==> flow/design.v <==
module cache(
    clk,
    proc_reset,
    proc_read,
    proc_write,
    proc_addr,
    proc_wdata,
    proc_stall,
    proc_rdata,
    mem_read,
    mem_write,
    mem_addr,
    mem_rdata,
    mem_wdata,
    mem_ready
);
    input          clk;
    input          proc_reset;
    input          proc_read, proc_write;
    input   [29:0] proc_addr;
    input   [31:0] proc_wdata;
    output 	reg        proc_stall;
    output  reg [31:0] proc_rdata;
    input  [127:0] mem_rdata;
    input          mem_ready;
    output   reg    mem_read, mem_write;
    output reg [27:0] mem_addr;
    output reg [127:0] mem_wdata;
    wire [1:0]read_and_write;
	assign read_and_write = {proc_read , proc_write};
	reg [127:0]block_0, block_1, block_2, block_3, block_4, block_5, block_6, block_7,block;
	reg [127:0]block_next_0, block_next_1, block_next_2, block_next_3, block_next_4, block_next_5, block_next_6, block_next_7, block_next;
	reg [7:0]dirty;
	reg [7:0]dirty_next;
	reg [7:0]valid;
	reg [7:0]valid_next;
	reg [24:0]tag_0, tag_1, tag_2, tag_3, tag_4, tag_5, tag_6, tag_7;
	reg [24:0]tag_next_0, tag_next_1, tag_next_2, tag_next_3, tag_next_4, tag_next_5, tag_next_6, tag_next_7;
	reg [31:0] block_to_read;
	reg [127:0]block_to_write;
	reg [24:0]tag;
	reg [1:0]block_offset;
	reg dirty_now;
	reg valid_now;
	reg [31:0] proc_wdata_place;
	reg [1:0] state, next_state;						 
	reg hit, stall;
	always@(*)							 
	begin
		case (proc_addr[4:2])
			3'b000:
				begin
					tag = tag_0;
					dirty_now = dirty[0];
					valid_now = valid[0];
					block = block_0;
				end
			3'b001:
				begin
					tag = tag_1;
					dirty_now = dirty[1];
					valid_now = valid[1];
					block = block_1;
				end
			3'b010:
				begin
					tag = tag_2;
					dirty_now = dirty[2];
					valid_now = valid[2];
					block = block_2;
				end
			3'b011:
				begin
					tag = tag_3;
					dirty_now = dirty[3];
					valid_now = valid[3];
					block = block_3;
				end
			3'b100:
				begin
					tag = tag_4;
					dirty_now = dirty[4];
					valid_now = valid[4];
					block = block_4;
				end
			3'b101:
				begin
					tag = tag_5;
					dirty_now = dirty[5];
					valid_now = valid[5];
					block = block_5;
				end
			3'b110:
				begin
					tag = tag_6;
					dirty_now = dirty[6];
					valid_now = valid[6];
					block = block_6;
				end
			3'b111:
				begin
					tag = tag_7;
					dirty_now = dirty[7];
					valid_now = valid[7];
					block = block_7;
				end
		endcase
	end
	always@(*)					 
	begin
		if (proc_read)
		begin
		case(proc_addr[1:0])
			2'b00:
				begin
					block_to_read = block[31:0];
				end
			2'b01:
				begin
					block_to_read = block[63:32];
				end
			2'b10:
				begin
					block_to_read = block[95:64];
				end
			2'b11:
				begin
					block_to_read = block[127:96];
				end
			endcase
		end
		else
		begin
			block_to_read = 32'b0;
		end
	end
	always@(*)					 
	begin
		if (proc_write)
		begin
			case (proc_addr[1:0])
			2'b00:
				begin
					block_to_write = {block[127:32], proc_wdata};
				end
			2'b01:
				begin
					block_to_write = {block[127:64], proc_wdata, block[31:0]};
				end
			2'b10:
				begin
					block_to_write = {block[127:96], proc_wdata, block[63:0]};
				end
			2'b11:
				begin
					block_to_write = {proc_wdata , block[95:0]};
				end
			endcase
		end
		else
		begin
			block_to_write = 128'd0;
		end
	end
	always@(*)					 
	begin
		if (valid_now && ~state[1] && ~state[0] && (proc_addr[29:5] == tag ))
			begin
				hit = 1'b1;
				stall = 1'b0;
			end
		else
			begin
				hit = 1'b0;
				stall = 1'b1;
			end
	end
	always@(*)					 
	begin
		case (state)
			2'b00:				 
				begin
					tag_next_0 = tag_0;
					tag_next_1 = tag_1;
					tag_next_2 = tag_2;
					tag_next_3 = tag_3;
					tag_next_4 = tag_4;
					tag_next_5 = tag_5;
					tag_next_6 = tag_6;
					tag_next_7 = tag_7;
					if (proc_write && hit)
						begin
							case(proc_addr[4:2])
								3'b000:
									begin
										valid_next = valid;
										dirty_next = dirty;
										valid_next[0] = 1'b1;
										dirty_next[0] = 1'b1;
										block_next_0 = block_to_write;
										block_next_1 = block_1;
										block_next_2 = block_2;
										block_next_3 = block_3;
										block_next_4 = block_4;
										block_next_5 = block_5;
										block_next_6 = block_6;
										block_next_7 = block_7;
									end
								3'b001:
									begin
										valid_next = valid;
										dirty_next = dirty;
										valid_next[1] = 1'b1;
										dirty_next[1] = 1'b1;
										block_next_0 = block_0;
										block_next_1 = block_to_write;
										block_next_2 = block_2;
										block_next_3 = block_3;
										block_next_4 = block_4;
										block_next_5 = block_5;
										block_next_6 = block_6;
										block_next_7 = block_7;
									end
								3'b010:
									begin
										valid_next = valid;
										dirty_next = dirty;
										valid_next[2] = 1'b1;
										dirty_next[2] = 1'b1;
										block_next_0 = block_0;
										block_next_1 = block_1;
										block_next_2 = block_to_write;
										block_next_3 = block_3;
										block_next_4 = block_4;
										block_next_5 = block_5;
										block_next_6 = block_6;
										block_next_7 = block_7;
									end
								3'b011:
									begin
										valid_next = valid;
										dirty_next = dirty;
										valid_next[3] = 1'b1;
										dirty_next[3] = 1'b1;
										block_next_0 = block_0;
										block_next_1 = block_1;
										block_next_2 = block_2;
										block_next_3 = block_to_write;
										block_next_4 = block_4;
										block_next_5 = block_5;
										block_next_6 = block_6;
										block_next_7 = block_7;
									end
								3'b100:
									begin
										valid_next = valid;
										dirty_next = dirty;
										valid_next[4] = 1'b1;
										dirty_next[4] = 1'b1;
										block_next_0 = block_0;
										block_next_1 = block_1;
										block_next_2 = block_2;
										block_next_3 = block_3;
										block_next_4 = block_to_write;
										block_next_5 = block_5;
										block_next_6 = block_6;
										block_next_7 = block_7;
									end
								3'b101:
									begin
										valid_next = valid;
										dirty_next = dirty;
										valid_next[5] = 1'b1;
										dirty_next[5] = 1'b1;
										block_next_0 = block_0;
										block_next_1 = block_1;
										block_next_2 = block_2;
										block_next_3 = block_3;
										block_next_4 = block_4;
										block_next_5 = block_to_write;
										block_next_6 = block_6;
										block_next_7 = block_7;
									end
								3'b110:
									begin
										valid_next = valid;
										dirty_next = dirty;
										valid_next[6] = 1'b1;
										dirty_next[6] = 1'b1;
										block_next_0 = block_0;
										block_next_1 = block_1;
										block_next_2 = block_2;
										block_next_3 = block_3;
										block_next_4 = block_4;
										block_next_5 = block_5;
										block_next_6 = block_to_write;
										block_next_7 = block_7;
									end
								3'b111:
									begin
										valid_next = valid;
										dirty_next = dirty;
										valid_next[7] = 1'b1;
										dirty_next[7] = 1'b1;
										block_next_0 = block_0;
										block_next_1 = block_1;
										block_next_2 = block_2;
										block_next_3 = block_3;
										block_next_4 = block_4;
										block_next_5 = block_5;
										block_next_6 = block_6;
										block_next_7 = block_to_write;
									end
								endcase
						end
					else
						begin
							valid_next = valid;
							dirty_next = dirty;
							block_next_0 = block_0;
							block_next_1 = block_1;
							block_next_2 = block_2;
							block_next_3 = block_3;
							block_next_4 = block_4;
							block_next_5 = block_5;
							block_next_6 = block_6;
							block_next_7 = block_7;
						end
				end
			2'b01:					 
				begin
					valid_next = valid;
					dirty_next = dirty;				
					tag_next_0 = tag_0;
					tag_next_1 = tag_1;
					tag_next_2 = tag_2;
					tag_next_3 = tag_3;
					tag_next_4 = tag_4;
					tag_next_5 = tag_5;
					tag_next_6 = tag_6;
					tag_next_7 = tag_7;
					block_next_0 = block_0;
					block_next_1 = block_1;
					block_next_2 = block_2;
					block_next_3 = block_3;
					block_next_4 = block_4;
					block_next_5 = block_5;
					block_next_6 = block_6;
					block_next_7 = block_7;
				end
			2'b10:			 
				begin
					case (proc_addr[4:2])
						3'b000:
							begin
							valid_next = valid;
							dirty_next = dirty;
							valid_next[0] = 1'b1;
							dirty_next[0] = 1'b0;
							tag_next_0 = proc_addr[29:5];
							tag_next_1 = tag_1;
							tag_next_2 = tag_2;
							tag_next_3 = tag_3;
							tag_next_4 = tag_4;
							tag_next_5 = tag_5;
							tag_next_6 = tag_6;
							tag_next_7 = tag_7;
							block_next_0 = mem_rdata;
							block_next_1 = block_1;
							block_next_2 = block_2;
							block_next_3 = block_3;
							block_next_4 = block_4;
							block_next_5 = block_5;
							block_next_6 = block_6;
							block_next_7 = block_7;
							end
						3'b001:
							begin
							valid_next = valid;
							dirty_next = dirty;
							valid_next[1] = 1'b1;
							dirty_next[1] = 1'b0;
							tag_next_0 = tag_0;
							tag_next_1 = proc_addr[29:5];
							tag_next_2 = tag_2;
							tag_next_3 = tag_3;
							tag_next_4 = tag_4;
							tag_next_5 = tag_5;
							tag_next_6 = tag_6;
							tag_next_7 = tag_7;
							block_next_0 = block_0;
							block_next_1 = mem_rdata;
							block_next_2 = block_2;
							block_next_3 = block_3;
							block_next_4 = block_4;
							block_next_5 = block_5;
							block_next_6 = block_6;
							block_next_7 = block_7;	
							end
						3'b010:
							begin
							valid_next = valid;
							dirty_next = dirty;
							valid_next[2] = 1'b1;
							dirty_next[2] = 1'b0;
							tag_next_0 = tag_0;
							tag_next_1 = tag_1;
							tag_next_2 = proc_addr[29:5];
							tag_next_3 = tag_3;
							tag_next_4 = tag_4;
							tag_next_5 = tag_5;
							tag_next_6 = tag_6;
							tag_next_7 = tag_7;
							block_next_0 = block_0;
							block_next_1 = block_1;
							block_next_2 = mem_rdata;
							block_next_3 = block_3;
							block_next_4 = block_4;
							block_next_5 = block_5;
							block_next_6 = block_6;
							block_next_7 = block_7;	
							end
						3'b011:
							begin
							valid_next = valid;
							dirty_next = dirty;
							valid_next[3] = 1'b1;
							dirty_next[3] = 1'b0;
							tag_next_0 = tag_0;
							tag_next_1 = tag_1;
							tag_next_2 = tag_2;
							tag_next_3 = proc_addr[29:5];
							tag_next_4 = tag_4;
							tag_next_5 = tag_5;
							tag_next_6 = tag_6;
							tag_next_7 = tag_7;
							block_next_0 = block_0;
							block_next_1 = block_1;
							block_next_2 = block_2;
							block_next_3 = mem_rdata;
							block_next_4 = block_4;
							block_next_5 = block_5;
							block_next_6 = block_6;
							block_next_7 = block_7;	
							end
						3'b100:
							begin
							valid_next = valid;
							dirty_next = dirty;
							valid_next[4] = 1'b1;
							dirty_next[4] = 1'b0;
							tag_next_0 = tag_0;
							tag_next_1 = tag_1;
							tag_next_2 = tag_2;
							tag_next_3 = tag_3;
							tag_next_4 = proc_addr[29:5];
							tag_next_5 = tag_5;
							tag_next_6 = tag_6;
							tag_next_7 = tag_7;
							block_next_0 = block_0;
							block_next_1 = block_1;
							block_next_2 = block_2;
							block_next_3 = block_3;
							block_next_4 = mem_rdata;
							block_next_5 = block_5;
							block_next_6 = block_6;
							block_next_7 = block_7;	
							end
						3'b101:
							begin
							valid_next = valid;
							dirty_next = dirty;
							valid_next[5] = 1'b1;
							dirty_next[5] = 1'b0;
							tag_next_0 = tag_0;
							tag_next_1 = tag_1;
							tag_next_2 = tag_2;
							tag_next_3 = tag_3;
							tag_next_4 = tag_4;
							tag_next_5 = proc_addr[29:5];
							tag_next_6 = tag_6;
							tag_next_7 = tag_7;
							block_next_0 = block_0;
							block_next_1 = block_1;
							block_next_2 = block_2;
							block_next_3 = block_3;
							block_next_4 = block_4;
							block_next_5 = mem_rdata;
							block_next_6 = block_6;
							block_next_7 = block_7;	
							end
						3'b110:
							begin
							valid_next = valid;
							dirty_next = dirty;
							valid_next[6] = 1'b1;
							dirty_next[6] = 1'b0;
							tag_next_0 = tag_0;
							tag_next_1 = tag_1;
							tag_next_2 = tag_2;
							tag_next_3 = tag_3;
							tag_next_4 = tag_4;
							tag_next_5 = tag_5;
							tag_next_6 = proc_addr[29:5];
							tag_next_7 = tag_7;
							block_next_0 = block_0;
							block_next_1 = block_1;
							block_next_2 = block_2;
							block_next_3 = block_3;
							block_next_4 = block_4;
							block_next_5 = block_5;
							block_next_6 = mem_rdata;
							block_next_7 = block_7;	
							end
						3'b111:
							begin
							valid_next = valid;
							dirty_next = dirty;
							valid_next[7] = 1'b1;
							dirty_next[7] = 1'b0;
							tag_next_0 = tag_0;
							tag_next_1 = tag_1;
							tag_next_2 = tag_2;
							tag_next_3 = tag_3;
							tag_next_4 = tag_4;
							tag_next_5 = tag_5;
							tag_next_6 = tag_6;
							tag_next_7 = proc_addr[29:5];
							block_next_0 = block_0;
							block_next_1 = block_1;
							block_next_2 = block_2;
							block_next_3 = block_3;
							block_next_4 = block_4;
							block_next_5 = block_5;
							block_next_6 = block_6;
							block_next_7 = mem_rdata;					
							end
					endcase
				end
			2'b11:					 
				begin
					valid_next = valid;
					dirty_next = dirty;				
					tag_next_0 = tag_0;
					tag_next_1 = tag_1;
					tag_next_2 = tag_2;
					tag_next_3 = tag_3;
					tag_next_4 = tag_4;
					tag_next_5 = tag_5;
					tag_next_6 = tag_6;
					tag_next_7 = tag_7;
					block_next_0 = block_0;
					block_next_1 = block_1;
					block_next_2 = block_2;
					block_next_3 = block_3;
					block_next_4 = block_4;
					block_next_5 = block_5;
					block_next_6 = block_6;
					block_next_7 = block_7;
				end
			endcase	
	end
	always@(*)					 
	begin
		case(state)
			2'b00:				 
				begin
					proc_stall = stall;
					mem_read = 1'b0;
					mem_write= 1'b0;
					mem_addr = 28'b0;
					mem_wdata= 128'b0;
					if (proc_read && hit)
						begin
							proc_rdata = block_to_read;
						end
					else
						begin
							proc_rdata = 32'b0;
						end
				end
			2'b01:				 
				begin
					proc_stall = 1'b1;
					proc_rdata = 32'b0;
					mem_read = 1'b0;
					mem_write= 1'b1;
					mem_addr = {tag , proc_addr[4:2]};
					mem_wdata= block;
				end
			2'b10:				 
				begin
					proc_stall = 1'b1;
					proc_rdata = 32'b0;
					mem_read = 1'b1;
					mem_write= 1'b0;
					mem_addr = proc_addr[29:2];					
					mem_wdata=128'b0;
				end
			2'b11:
				begin
					proc_stall = 1'b1;
					proc_rdata = 32'b0;
					mem_read = 1'b1;
					mem_write= 1'b0;
					mem_addr = proc_addr[29:2];					
					mem_wdata=128'b0;
				end
		endcase
	end
	always@(*)						 
	begin
		case(state)
			2'b00:					 
				begin
					if (hit)
						begin
							next_state = 2'b00;
						end
					else if (dirty_now)
						begin
							next_state = 2'b01;
						end
					else
						begin
							next_state = 2'b10;
						end
				end
			2'b01:					 
				begin
					if (mem_ready)
						begin
						next_state = 2'b10;
						end
					else
						begin
						next_state = 2'b01;
						end
				end
			2'b10:					 
				begin
					if (mem_ready)
						begin
							next_state = 2'b00;
						end
					else
						begin
							next_state = 2'b10;
						end
				end
			2'b11:
				begin
					next_state = 2'b11;
				end
			endcase
	end
always@( posedge clk or posedge proc_reset ) begin
    if( proc_reset ) begin
			state <= 2'b00;
			block_0 <= 128'b0;
			block_1 <= 128'b0;
			block_2 <= 128'b0;
			block_3 <= 128'b0;
			block_4 <= 128'b0;
			block_5 <= 128'b0;
			block_6 <= 128'b0;
			block_7 <= 128'b0;
			valid <= 8'd0;
			dirty <= 8'd0;
			tag_0 <= 25'd0;
			tag_1 <= 25'd0;
			tag_2 <= 25'd0;
			tag_3 <= 25'd0;
			tag_4 <= 25'd0;
			tag_5 <= 25'd0;
			tag_6 <= 25'd0;
			tag_7 <= 25'd0;
    end
    else begin
		valid <= valid_next;
		dirty <= dirty_next;
		tag_0 <= tag_next_0;
		tag_1 <= tag_next_1;
		tag_2 <= tag_next_2;
		tag_3 <= tag_next_3;
		tag_4 <= tag_next_4;
		tag_5 <= tag_next_5;
		tag_6 <= tag_next_6;
		tag_7 <= tag_next_7;
		state <= next_state;
		block_0 <= block_next_0;
		block_1 <= block_next_1;
		block_2 <= block_next_2;
		block_3 <= block_next_3;
		block_4 <= block_next_4;
		block_5 <= block_next_5;
		block_6 <= block_next_6;
		block_7 <= block_next_7;
    end
end
endmodule
Reports on cache --
Tool output for the design above before and after an edit, in the order of the flow. Lines under "before" count in the file above, lines under "after" in the edited file. "difference": "after" minus "before" as printed here. "rel. change": 100 x difference / "before". Not given: -
Design: top module cache, clock clk, library sky130hd, library corner tt_025C_1v80

Diff --
Unified diff, file above to edited file. This change comes from a script, not from a designer. The edited design behaves differently; no optimisation was intended.
begin of diff
@@ -7,5 +7,5 @@
     proc_wdata,
     proc_stall,
-    proc_rdata,
+    proc_rdata_ext,
     mem_read,
     mem_write,
@@ -21,5 +21,5 @@
     input   [31:0] proc_wdata;
     output 	reg        proc_stall;
-    output  reg [31:0] proc_rdata;
+    output  reg [31:0] proc_rdata_ext;
     input  [127:0] mem_rdata;
     input          mem_ready;
@@ -27,4 +27,6 @@
     output reg [27:0] mem_addr;
     output reg [127:0] mem_wdata;
+    reg [31:0] proc_rdata;
+    always @(posedge clk) proc_rdata_ext <= proc_rdata;
     wire [1:0]read_and_write;
 	assign read_and_write = {proc_read , proc_write};
end of diff

Elaborated design --
Counts by Yosys on the flattened word-level netlist (proc, flatten, opt, wreduce; memories kept). Register bits leave out memories and registers merged into their read ports (data or address). Print and check cells are left out. Cells with the same type and inputs are merged into one.
Operators by class:
- eq/ne operators | before 31, after 31, difference 0, rel. change 0.00%
- mux-type cells | before 98, after 98, difference 0, rel. change 0.00%
- bitwise logic cells | before 4, after 4, difference 0, rel. change 0.00%
- reduce/logical cells | before 39, after 39, difference 0, rel. change 0.00%
Operator kinds equal on both sides are left out: 33.
Storage and ports:
- flip-flop bits (word level) | before 1242, after 1274, difference +32, rel. change +2.58%
- bits of input ports | before 195, after 195, difference 0, rel. change 0.00%
- output and inout bits | before 191, after 191, difference 0, rel. change 0.00%
- word-level cells | before 198, after 199, difference +1, rel. change +0.51%

Longest topological paths --
Depth = most cells in a row (Yosys ltp): at word level without a register or memory, in the mapped netlist without a sequential cell, where the memories' decode and read muxes count.
Logic depth:
- depth after elaboration | before 9, after 9, difference 0, rel. change 0.00%
- ABC_AREA | before 0, after 0
- depth in mapped cells | before 15, after 16, difference +1, rel. change +6.67%
- depth with buffers taken out | before 9, after 9, difference 0, rel. change 0.00%

Synthesis result --
Source: synth_stat.txt of the flow (Yosys; design flattened, memories mapped). It holds for the ABC_AREA given above (unset counts as 0); a run with the other value may have another netlist.
Synthesis totals:
- cell count | before 5074, after 5247, difference +173, rel. change +3.41%
- mapped area (um2) | before 60780.8, after 62507.4, difference +1726.6, rel. change +2.84%
- area of sequential cells (um2) | before 31079.8, after 31720.4, difference +640.6, rel. change +2.06%
- flip-flop cells | before 1242, after 1274, difference +32, rel. change +2.58%
- buffer cells | before 431, after 430, difference -1, rel. change -0.23%
Cells by type:
- sky130_fd_sc_hd__mux2_2 | before 943, after 1175, difference +232, rel. change +24.60%
- sky130_fd_sc_hd__mux2_1 | before 316, after 88, difference -228, rel. change -72.15%
- sky130_fd_sc_hd__nand2_1 | before 256, after 394, difference +138, rel. change +53.91%
- sky130_fd_sc_hd__a21oi_1 | before 246, after 159, difference -87, rel. change -35.37%
- sky130_fd_sc_hd__buf_6 | before 30, after 95, difference +65, rel. change +216.67%
- sky130_fd_sc_hd__inv_1 | before 26, after 86, difference +60, rel. change +230.77%
- sky130_fd_sc_hd__a221oi_1 | before 64, after 110, difference +46, rel. change +71.88%
- sky130_fd_sc_hd__buf_4 | before 76, after 31, difference -45, rel. change -59.21%
- sky130_fd_sc_hd__a22oi_1 | before 15, after 60, difference +45, rel. change +300.00%
- sky130_fd_sc_hd__mux2i_1 | before 202, after 167, difference -35, rel. change -17.33%
- sky130_fd_sc_hd__dfxtp_1 | before 0, after 32, difference +32
- sky130_fd_sc_hd__nor2_1 | before 355, after 332, difference -23, rel. change -6.48%
- sky130_fd_sc_hd__o221a_2 | before 24, after 2, difference -22, rel. change -91.67%
- sky130_fd_sc_hd__o21ai_0 | before 343, after 322, difference -21, rel. change -6.12%
- sky130_fd_sc_hd__a22o_1 | before 40, after 23, difference -17, rel. change -42.50%
- sky130_fd_sc_hd__a221o_1 | before 2, after 19, difference +17, rel. change +850.00%
- sky130_fd_sc_hd__a211oi_2 | before 1, after 16, difference +15, rel. change +1500.00%
- sky130_fd_sc_hd__buf_1 | before 39, after 25, difference -14, rel. change -35.90%
Cell types equal on both sides are left out: 4. The list need not be complete.

Timing after synthesis --
Path of least setup slack by OpenSTA after synthesis, without wires, with an ideal clock, recovery checks aside; 20% of the period is set as input and as output delay. Where synthesis merged equal registers, the netlist keeps one of their names.
Path after synthesis:
- path type | before input-to-output, after input-to-output
- start point | before input proc_addr[4], after input proc_addr[4]
- end point | before output proc_rdata[11], after output proc_stall
- period (ns) | before 10.0, after 10.0, difference 0.0, rel. change 0.00%
- input delay (ns) | before 2.000, after 2.000, difference 0.000, rel. change 0.00%
- output delay (ns) | before 2.000, after 2.000, difference 0.000, rel. change 0.00%
- time at the first pin (ns) | before 2.000, after 2.000, difference 0.000, rel. change 0.00%
- data arrival time (ns) | before 4.541, after 4.092, difference -0.449, rel. change -9.89%
- required time (ns) | before 8.000, after 8.000, difference 0.000, rel. change 0.00%
- setup slack (ns) | before 3.459, after 3.908, difference +0.449
- delay of the path (ns) | before 2.541, after 2.092, difference -0.449, rel. change -17.67%
- stages | before 12, after 11, difference -1, rel. change -8.33%
- buffers on the path | before 4, after 3, difference -1, rel. change -25.00%
- synthesis period reached (ns) | before 6.541, after 6.092, difference -0.449, rel. change -6.86%
"delay of the path" = arrival - input delay + setup time. A path that ends at an output port has no setup time. "stages" counts driving pins, that of a launching flip-flop among them; a cell with two outputs on the path counts twice. "synthesis period reached" = period - worst setup slack (recovery checks aside). The figure is calculated, with input and output delays left at 20% of the set period. Between the ends stands the longest chain of elaborated cells between them, by number of cells; it is not shown to be the way that was timed. Of several equally long chains one is given. A line is the first line of the expression or statement that the cell stems from. Yosys adds cells for indexed reads and writes and turns some case tables into memories.
On the way, after synthesis, before: cell sequence sky130_fd_sc_hd__buf_4 > sky130_fd_sc_hd__or3_1 > sky130_fd_sc_hd__buf_2 > sky130_fd_sc_hd__buf_2 > sky130_fd_sc_hd__o22ai_1 > sky130_fd_sc_hd__xor2_1 > sky130_fd_sc_hd__nand4_1 > sky130_fd_sc_hd__nor4_2 > sky130_fd_sc_hd__and4_1 > sky130_fd_sc_hd__nand3_1 > sky130_fd_sc_hd__clkbuf_1 > sky130_fd_sc_hd__a211oi_1, length of the longest elaborated chain 9, elaborated cells on any way between the ends 21, classes of those cells 8 x eq/ne; 8 x mux; 5 x reduce/logical
Ends and longest elaborated chain, after synthesis, before:
- start, declared | line 20 | input   [29:0] proc_addr;
- equality test 3 bit | line 50 | case (proc_addr[4:2])
- case mux 1 bit (select 8 bit) | line 50
- logical AND 1 bit x3 | line 167 | if (valid_now && ~state[1] && ~state[0] && (proc_addr[29:5] == tag ))
- two-way mux 1 bit | line 167
- logical AND 1 bit | line 573 | if (proc_read && hit)
- two-way mux 32 bit | line 573
- case mux 32 bit (select 2 bit) | line 565 | case(state)
- end, declared | line 23 | output  reg [31:0] proc_rdata;
On the way, after synthesis, after: cell sequence sky130_fd_sc_hd__buf_2 > sky130_fd_sc_hd__nor2b_1 > sky130_fd_sc_hd__buf_2 > sky130_fd_sc_hd__a22o_1 > sky130_fd_sc_hd__a211oi_1 > sky130_fd_sc_hd__nor3_1 > sky130_fd_sc_hd__a2111o_1 > sky130_fd_sc_hd__nor4_2 > sky130_fd_sc_hd__buf_2 > sky130_fd_sc_hd__and3_1 > sky130_fd_sc_hd__nand2_1, length of the longest elaborated chain 7, elaborated cells on any way between the ends 16, classes of those cells 8 x eq/ne; 4 x mux; 4 x reduce/logical
Ends and longest elaborated chain, after synthesis, after:
- start, declared | line 20 | input   [29:0] proc_addr;
- equality test 3 bit | line 52 | case (proc_addr[4:2])
- case mux 1 bit (select 8 bit) | line 52
- logical AND 1 bit x3 | line 169 | if (valid_now && ~state[1] && ~state[0] && (proc_addr[29:5] == tag ))
- two-way mux 1 bit | line 169
- case mux 1 bit (select 2 bit) | line 567 | case(state)
- end, declared | line 22 | output reg proc_stall;

Worst path after layout --
From the final timing report of each run of pair 1: the path of least setup slack in the routed layout; clock arrival at registers is part of the times.
Path after layout:
- path type | before input-to-output, after input-to-output
- start point | before input proc_addr[2], after input proc_addr[3]
- end point | before output proc_rdata[7], after output proc_stall
- period (ns) | before 8.69, after 8.69, difference 0.00, rel. change 0.00%
- input delay (ns) | before 1.74, after 1.74, difference 0.00, rel. change 0.00%
- output delay (ns) | before 1.74, after 1.74, difference 0.00, rel. change 0.00%
- time at the first pin (ns) | before 1.74, after 1.74, difference 0.00, rel. change 0.00%
- data arrival time (ns) | before 6.03, after 5.69, difference -0.34, rel. change -5.64%
- required time (ns) | before 6.95, after 6.95, difference 0.00, rel. change 0.00%
- setup slack (ns) | before 0.92, after 1.26, difference +0.34
- stages | before 12, after 11, difference -1, rel. change -8.33%
- buffers on the path | before 3, after 2, difference -1, rel. change -33.33%
Between the ends stands the longest chain of elaborated cells between them, by number of cells; it is not shown to be the way that was timed. Of several equally long chains one is given.
On the way, after layout, before: cell sequence sky130_fd_sc_hd__buf_8 > sky130_fd_sc_hd__or3_4 > sky130_fd_sc_hd__nor2_1 > sky130_fd_sc_hd__a2111oi_0 > sky130_fd_sc_hd__nand4_1 > sky130_fd_sc_hd__nor4_1 > sky130_fd_sc_hd__and3_1 > sky130_fd_sc_hd__and4_1 > sky130_fd_sc_hd__nand3_2 > sky130_fd_sc_hd__buf_4 > sky130_fd_sc_hd__a211oi_1 > sky130_fd_sc_hd__clkdlybuf4s50_1, length of the longest elaborated chain 9, elaborated cells on any way between the ends 21, classes of those cells 8 x eq/ne; 8 x mux; 5 x reduce/logical
Ends and longest elaborated chain, after layout, before:
- start, declared | line 20 | input   [29:0] proc_addr;
- equality test 3 bit | line 50 | case (proc_addr[4:2])
- case mux 1 bit (select 8 bit) | line 50
- logical AND 1 bit x3 | line 167 | if (valid_now && ~state[1] && ~state[0] && (proc_addr[29:5] == tag ))
- two-way mux 1 bit | line 167
- logical AND 1 bit | line 573 | if (proc_read && hit)
- two-way mux 32 bit | line 573
- case mux 32 bit (select 2 bit) | line 565 | case(state)
- end, declared | line 23 | output  reg [31:0] proc_rdata;
On the way, after layout, after: cell sequence sky130_fd_sc_hd__buf_8 > sky130_fd_sc_hd__nand2b_4 > sky130_fd_sc_hd__o221ai_1 > sky130_fd_sc_hd__o221a_2 > sky130_fd_sc_hd__nor4_1 > sky130_fd_sc_hd__o221ai_1 > sky130_fd_sc_hd__nor4_2 > sky130_fd_sc_hd__and2_1 > sky130_fd_sc_hd__and3_1 > sky130_fd_sc_hd__nand2_1 > sky130_fd_sc_hd__clkdlybuf4s50_1, length of the longest elaborated chain 7, elaborated cells on any way between the ends 16, classes of those cells 8 x eq/ne; 4 x mux; 4 x reduce/logical
Ends and longest elaborated chain, after layout, after:
- start, declared | line 20 | input   [29:0] proc_addr;
- equality test 3 bit | line 52 | case (proc_addr[4:2])
- case mux 1 bit (select 8 bit) | line 52
- logical AND 1 bit x3 | line 169 | if (valid_now && ~state[1] && ~state[0] && (proc_addr[29:5] == tag ))
- two-way mux 1 bit | line 169
- case mux 1 bit (select 2 bit) | line 567 | case(state)
- end, declared | line 22 | output reg proc_stall;

Layout results --
Runs of the flow (Yosys, OpenROAD) on both versions; the two runs of a pair have the same settings. The constraints put input and output delay at 20% of the set period each and load the outputs with 0.01 pF.
Flow settings, pair 1: CORE_UTILIZATION 30, PLACE_DENSITY 0.5, period_ns 8.69, CAP_MARGIN 20, CORE_MARGIN 2, SLEW_MARGIN 20
Results, pair 1:
- synthesized cell area (um2) | before 60780.8, after 62507.4, difference +1726.6, rel. change +2.84%
- overall die area (um2) | before 206220.0, after 212023.0, difference +5803.0, rel. change +2.81%
- standard-cell area of the final layout (um2) | before 72598.4, after 73935.9, difference +1337.5, rel. change +1.84%
- final utilization (%) | before 36.0, after 35.7, difference -0.3
- setup slack of the worst path (ns) | before 0.920, after 1.260, difference +0.340
- total negative slack on setup checks (ns) | before 0.000, after 0.000, difference 0.000
- lowest hold slack (ns) | before 0.469, after 0.454, difference -0.015
- total design power (µW) | before 23970, after 28241, difference +4271, rel. change +17.82%
- clock period achieved (ns) | before 7.770, after 7.430, difference -0.340, rel. change -4.38%
Flow settings, pair 2: CAP_MARGIN 30, CELL_PAD_IN_SITES_DETAIL_PLACEMENT 0, CELL_PAD_IN_SITES_GLOBAL_PLACEMENT 3, CORE_UTILIZATION 26, CTS_CLUSTER_DIAMETER 136, CTS_CLUSTER_SIZE 98, GPL_ROUTABILITY_DRIVEN 1, PLACE_DENSITY_LB_ADDON 0.08, SETUP_SLACK_MARGIN -1.1, TNS_END_PERCENT 55, period_ns 14.1, CORE_MARGIN 2, SLEW_MARGIN 20
Results, pair 2:
- synthesized cell area (um2) | before 60780.8, after 62507.4, difference +1726.6, rel. change +2.84%
- overall die area (um2) | before 237656.0, after 244352.0, difference +6696.0, rel. change +2.82%
- standard-cell area of the final layout (um2) | before 69903.3, after 71578.6, difference +1675.3, rel. change +2.40%
- final utilization (%) | before 30.1, after 29.8, difference -0.3
- setup slack of the worst path (ns) | before 2.995, after 3.788, difference +0.793
- total negative slack on setup checks (ns) | before 0.000, after 0.000, difference 0.000
- lowest hold slack (ns) | before 0.498, after 0.469, difference -0.029
- total design power (µW) | before 12922, after 15855, difference +2933, rel. change +22.70%
- clock period achieved (ns) | before 11.105, after 10.312, difference -0.793, rel. change -7.14%
By "clock period achieved" is meant the clock period of the run minus its worst setup slack. This is arithmetic on one report: input and output delays are still those of the set period (20% each). "total design power" is the tool's figure for a default switching activity; nothing was simulated.
